==> flow/design.v <==
`timescale 1ns / 1ps
module IIR2nd#(
    parameter DW = 20,FW = 15
)(
    input clk,rst_n,en,
    input signed [DW-1:0] din,
    output logic signed[DW-1:0] dout,
    input [31:0]index
);
    localparam logic signed[DW-1:0] GAIN =41;
    function automatic logic signed[DW-1:0] DEN(input [31:0] i);
        case (i)
        32'd0:  DEN = -65446;
        32'd1:  DEN = -65421;
        32'd2:  DEN = -65381;
        32'd3:  DEN = -65325;
        32'd4:  DEN = -65252;
        32'd5:  DEN = -65163;
        32'd6:  DEN = -65058;
        32'd7:  DEN = -64938;
        32'd8:  DEN = -64801;
        32'd9:  DEN = -64648;
        32'd10: DEN = -64479;
        32'd11: DEN = -64294;
        32'd12: DEN = -64094;
        32'd13: DEN = -63877;
        32'd14: DEN = -63645;
        32'd15: DEN = -63397;
        32'd16: DEN = -63134;
        32'd17: DEN = -62855;
        32'd18: DEN = -62560;
        32'd19: DEN = -62250;
        default: DEN = 0;
        endcase
    endfunction
    localparam logic signed [DW-1:0] NUM0 = 32768, NUM1 = 0, NUM2 = -32768;
    wire signed [DW-1:0] n0;
    wire signed [DW-1:0] n1;
    wire signed [DW-1:0] n2;
    wire signed [DW-1:0] d1;
    wire signed [DW-1:0] d2;
    wire signed [DW-1:0] g ;
    assign    n0      = (NUM0);
    assign    n1     = (NUM1);
    assign    n2     = (NUM2);
    assign    d1     = (DEN(index));
    assign    d2     = (32686);
    assign    g      = (GAIN);
    logic signed [DW-1:0]   z1,z0;
    wire signed [DW-1:0] pn0;
    wire signed [DW-1:0] pn1;
    wire signed [DW-1:0] pn2;
    wire signed [DW-1:0] o ;
    wire signed [DW-1:0] pd1;
    wire signed [DW-1:0] pd2;
    assign        pn0    = 
    (((DW-FW)+(DW-FW)+(FW)+(FW))'(din)*((DW-FW)+(DW-FW)+(FW)+(FW))'(n0))>>>((FW)+(FW)-(FW));
    assign        pn1    = 
    (((DW-FW)+(DW-FW)+(FW)+(FW))'(din)*((DW-FW)+(DW-FW)+(FW)+(FW))'(n1))>>>((FW)+(FW)-(FW));
    assign        pn2    = 
    (((DW-FW)+(DW-FW)+(FW)+(FW))'(din)*((DW-FW)+(DW-FW)+(FW)+(FW))'(n2))>>>((FW)+(FW)-(FW));
    assign        o     =z0 + pn0;
    assign        pd1    = 
    (((DW-FW)+(DW-FW)+(FW)+(FW))'(o)*((DW-FW)+(DW-FW)+(FW)+(FW))'(d1))>>>((FW)+(FW)-(FW));
    assign        pd2    = 
    (((DW-FW)+(DW-FW)+(FW)+(FW))'(o)*((DW-FW)+(DW-FW)+(FW)+(FW))'(d2))>>>((FW)+(FW)-(FW));
    always_ff @( posedge clk ) begin 
        if(!rst_n) begin
            z0<=0; z1<=0;dout<=0;
        end else begin
            z0<=pn1 + z1 - pd1;
            z1<=pn2 - pd2;
            dout<=
    (((DW-FW)+(DW-FW)+(FW)+(FW))'(o)*((DW-FW)+(DW-FW)+(FW)+(FW))'(g))>>>((FW)+(FW)-(FW));
        end
    end
endmodule
module IIR#(
    parameter DW = 16,EW = 4
)(
    input clk,rst_n,en,
    input signed [DW-1:0] din,
    output logic signed [DW-1:0] dout,
    input [31:0]index,
    output logic signed [DW+EW-1:0] dout_W
    );
    localparam W = DW + EW;
    logic signed [W-1:0] din_W;
    assign din_W = din;
    assign dout = dout_W;
    IIR2nd #(W,DW-1)IIR2nd_inst(
    clk,rst_n,en, din_W, dout_W,index
        );
endmodule
`timescale 1ns / 1ps
module IIR_v#(
    parameter DW = 16,FW = 15
)(
    input clk,rst_n,en,
    input signed [DW-1:0] din,
    output wire signed [DW-1:0] dout,
    input [31:0]index,
    output wire signed [DW+FW-1:0] dout_W
    );
    IIR#(
        DW,FW
    )IIR_inst(
        clk,rst_n,en,din,dout,index,dout_W
    );
endmodule
* From RTL to reports: IIR_v
What the tools print for IIR_v, step after step.
Lines are those of the file above, counted from 1.
Operators: Yosys type, input widths -> output width; for muxes data width and select width s.
Cell names lack the library's common part.
A cell with -- has no value.
- Top module :: IIR_v
- Clock input :: clk
- Standard-cell library :: sky130hd
- Corner :: tt_025C_1v80

* After elaboration
Source: Yosys, flattened and elaborated, memories not mapped. Widths are those after wreduce; folded enables and synchronous resets count as part of the registers. Registers that Yosys merges into a memory's read port (data or address) are not register bits. Print and check cells do not count. Equal cells are merged and count once.
Memory sizes are those after Yosys's memory passes, which may raise the word count (mostly to a power of two), join words into wider ones and drop unused or constant bits.
- Flip-flop bits (word level) :: 93
- Latch bits :: 0
- Bits in writable memories :: 0
- ROM bits :: 864
- Word width x clocked read ports :: 0
- Memory cells :: 1
- Input bits :: 51
- Output and inout port bits :: 47
** Memories
- (name not given) :: words 32, width 27, read ports 1, write ports 0, line 12 : case (i)
- Add/subtract/negate cells :: 4
- Multipliers :: 3
- Div/mod/pow operators :: 0
- Order comparisons :: 0
- Eq/ne operators :: 0
- Shifts and indexed selects :: 0
- Muxes and demuxes :: 1
- Bitwise operators :: 0
- Reduce/logical cells :: 1
** Operators by type and width (count)
- $mul 31x31->46 :: 1
- $mul 31x15->45 const B :: 1
- $mul 31x7->38 const B :: 1
- $sub 31x31->31 :: 2
- $neg 16->31 :: 1
- $add 31x16->31 :: 1
- $mux 31 :: 1
- $logic_not 27->1 :: 1

* Depth
Yosys ltp: most cells in a row. Word level: on the elaborated netlist, between registers, memories and ports. Mapped: between sequential cells and ports; inverters and the memories' decode and read muxes count.
- Word-level depth :: 4
- ABC_AREA :: 0
- Gate-level depth with buffers :: 52
- Depth with buffers taken out :: 51

* Netlist
Yosys stat after the flow's synthesis: flattened, memories mapped to cells. It holds for the ABC_AREA given above (unset counts as 0); a run with the other value may have another netlist.
- Cell count :: 4326
- Synthesis area :: 39511.6 um^2
- Sequential area :: 1701.6 um^2
- Flip-flops :: 85
- Buffers :: 92
** Cells by type (count)
- fa_1 :: 864
- ha_1 :: 551
- inv_1 :: 1177
- dfxtp_1 :: 85
- nor2_1 :: 417
- xnor2_1 :: 98
- nand2_1 :: 201
- a21oi_1 :: 141
- xor2_1 :: 63
- a21o_1 :: 71
- o21ai_0 :: 78
- clkbuf_1 :: 63
- nand2b_1 :: 34
- nor3_1 :: 42
- nand3_1 :: 41
- a211oi_1 :: 25
- buf_4 :: 25
- nor2b_1 :: 30
Other cell types: 65; their cells: 320.
By module: a second synthesis without flattening, with its own total; a netlist apart from the flattened one above.
- Cell total of the unflattened synthesis :: 4305
- Area (unflattened synthesis) :: 39263.9 um^2
Each row is one instance without its submodules.
** By module
- IIR2nd :: instances 1, cells 4289, area 39143.8 um^2, sequential area 1701.6 um^2
- IIR :: instances 1, cells 16, area 120.1 um^2, sequential area 0.0 um^2
- IIR_v :: instances 1, cells 0, area 0.0 um^2, sequential area 0.0 um^2

* Timing after synthesis
OpenSTA on the mapped netlist: ideal clock, no wires. The path of least setup slack (recovery checks aside). Input and output delay are each 20% of the period. Register names are those of the netlist, which keeps one name where synthesis merged equal registers.
- Kind :: input-to-reg
- From :: in din[0]
- To :: reg IIR_inst.IIR2nd_inst.z0[30]
- Period :: 13500 ps
- External input delay :: 2700 ps
- Library setup time :: 121 ps
- Time at the first pin :: 2700 ps
- Data arrival time :: 13645 ps
- Required time :: 13379 ps
- Path slack :: -266 ps
- Delay of the path :: 11066 ps
- Stages on the path :: 40
- Path buffers :: 0
- Synthesis period reached :: 13766 ps
"delay of the path" = arrival - input delay + setup time.
"stages on the path" counts driving pins, that of a launching flip-flop among them; a cell with two outputs on the path counts twice.
"synthesis period reached" = period - worst setup slack (recovery checks aside). The figure is calculated, with input and output delays left at 20% of the set period.
Between the ends stands the longest chain of elaborated cells between them, by number of cells; it is not shown to be the way that was timed. Of several equally long chains one is given.
Each line given opens the expression or statement behind the cell; cells for indexed reads and writes are added by Yosys, which also makes memories of some case tables.
- Cell sequence :: ha_1 fa_1 a211oi_1 nor2_1 o211ai_1 a21oi_1 o21ai_1 o2111ai_1 o211ai_2 xor2_2 inv_2 nor2_1 fa_1 fa_1 fa_1 inv_1 fa_1 inv_1 (+4 left out) fa_1 inv_1 ha_1 a21o_1 a21o_1 a221o_1 o2111ai_1 nor3b_1 xor2_1 ha_1 a21o_1 a21oi_1 o21bai_1 a31oi_1 nand3_1 a22o_1 and3_1 mux2_2
- Length of the longest elaborated chain :: 3
** Ends and longest elaborated chain, post-synthesis
- start, declared :: line 100 : input signed [DW-1:0] din,
- $add 31x16->31 :: line 62 : assign        o     =z0 + pn0;
- $mul 31x31->46 :: line 64 : (((DW-FW)+(DW-FW)+(FW)+(FW))'(o)*((DW-FW)+(DW-FW)+(FW)+(FW))'(d1))>>>((FW)+(FW)-(FW));
- $sub 31x31->31 :: line 71 : z0<=pn1 + z1 - pd1;
- end, assigned :: line 69 : z0<=0; z1<=0;dout<=0;
- end, assigned :: line 71
- end, declared :: line 49 : logic signed [DW-1:0]   z1,z0;

* Timing after layout
Path of least setup slack in the final report of stored run 1 (OpenROAD, finished layout, wires in). Where an end is a register, its clock arrival counts in the times.
The report prints the path's times to 10 ps; the period is as set.
- Kind :: input-to-reg
- From :: in din[8]
- To :: reg IIR_inst.IIR2nd_inst.z0[30]
- Period :: 13500 ps
- External input delay :: 2700 ps
- Library setup time :: 100 ps
- Time at the first pin :: 2700 ps
- Data arrival time :: 13380 ps
- Required time :: 13780 ps
- Path slack :: 410 ps
- Stages on the path :: 50
- Path buffers :: 9
Between the ends stands the longest chain of elaborated cells between them, by number of cells; it is not shown to be the way that was timed. Of several equally long chains one is given.
- Cell sequence :: dlygate4sd2_1 ha_4 nand3_2 buf_4 nor2_2 o211ai_1 buf_4 buf_4 a21oi_2 mux2_1 or2_4 inv_4 buf_4 nor2_1 fa_1 fa_1 fa_1 inv_1 (+14 left out) o21ai_1 a21o_1 a21oi_1 xor2_1 ha_1 buf_4 and3_1 nand3_1 nand2_1 a311o_2 nand3_4 a31oi_1 buf_4 a31o_4 a21oi_2 o211ai_1 and3_1 mux2_2
- Length of the longest elaborated chain :: 3
** Ends and longest elaborated chain, post-layout
- start, declared :: line 100 : input signed [DW-1:0] din,
- $add 31x16->31 :: line 62 : assign        o     =z0 + pn0;
- $mul 31x31->46 :: line 64 : (((DW-FW)+(DW-FW)+(FW)+(FW))'(o)*((DW-FW)+(DW-FW)+(FW)+(FW))'(d1))>>>((FW)+(FW)-(FW));
- $sub 31x31->31 :: line 71 : z0<=pn1 + z1 - pd1;
- end, assigned :: line 69 : z0<=0; z1<=0;dout<=0;
- end, assigned :: line 71
- end, declared :: line 49 : logic signed [DW-1:0]   z1,z0;

Hand-over note for IIR_v

Below are 3 stored runs of the flow (Yosys, OpenROAD; platform sky130hd) on IIR_v, each with its settings and what was measured, unordered. Constraints: input delay and output delay 20% of the set period each, output load 0.01 pF.
"period achieved": clock period set for the run, less the worst setup slack. It is reckoned from that one timing run; input and output delays stay at 20% of the period that was set.
"critical path time": the worst setup path's part of the clock period (all of it between registers, 20% less for each end at a port) less its slack. A launch clock that arrives late makes it longer, a capture clock that arrives late makes it shorter.
"critical path time" is known to 10 ps.

** Stored run 1
- Settings :: CELL_PAD_IN_SITES_GLOBAL_PLACEMENT=2; MAX_ROUTING_LAYER=met4; period_ns=13.5; CAP_MARGIN=20; CORE_MARGIN=2; CORE_UTILIZATION=40; SLEW_MARGIN=20
- Area of the standard cells in the finished layout :: 50,019.2 um^2
- Final worst hold slack :: 544 ps
- Utilization :: 0.51
- Die footprint :: 101,309.0 um^2
- Setup slack of the worst path :: 406 ps
- Critical path time :: 10,390 ps
- Critical path type :: input-to-reg
- Period achieved :: 13,094 ps
- Yosys chip area after synthesis :: 39,511.6 um^2
- Sum of negative setup slack :: 0 ps

** Stored run 2
- Settings :: CORE_UTILIZATION=48; CTS_CLUSTER_DIAMETER=168; GPL_ROUTABILITY_DRIVEN=0; GPL_TIMING_DRIVEN=0; HOLD_SLACK_MARGIN=-0.04; MIN_ROUTING_LAYER=met2; PLACE_DENSITY=0.42; SETUP_SLACK_MARGIN=1.19; SLEW_MARGIN=35; TNS_END_PERCENT=50; period_ns=11.3; CAP_MARGIN=20; CORE_MARGIN=2
- Area of the standard cells in the finished layout :: 48,470.2 um^2
- Final worst hold slack :: 617 ps
- Utilization :: 0.592
- Die footprint :: 84,625.7 um^2
- Setup slack of the worst path :: -1,868 ps
- Critical path time :: 10,910 ps
- Critical path type :: input-to-reg
- Period achieved :: 13,168 ps
- Yosys chip area after synthesis :: 39,511.6 um^2
- Sum of negative setup slack :: -31,295 ps

** Stored run 3
- Settings :: ABC_AREA=0; CAP_MARGIN=0; CELL_PAD_IN_SITES_DETAIL_PLACEMENT=2; CELL_PAD_IN_SITES_GLOBAL_PLACEMENT=2; CORE_ASPECT_RATIO=1.38; CORE_MARGIN=4; GPL_ROUTABILITY_DRIVEN=1; MAX_ROUTING_LAYER=met4; SETUP_SLACK_MARGIN=0.5; TNS_END_PERCENT=40; period_ns=15.1; CORE_UTILIZATION=40; SLEW_MARGIN=20
- Area of the standard cells in the finished layout :: 44,930.6 um^2
- Final worst hold slack :: 547 ps
- Utilization :: 0.458
- Die footprint :: 103,936.0 um^2
- Setup slack of the worst path :: 786 ps
- Critical path time :: 11,290 ps
- Critical path type :: input-to-reg
- Period achieved :: 14,314 ps
- Yosys chip area after synthesis :: 39,511.6 um^2
- Sum of negative setup slack :: 0 ps

End of note.
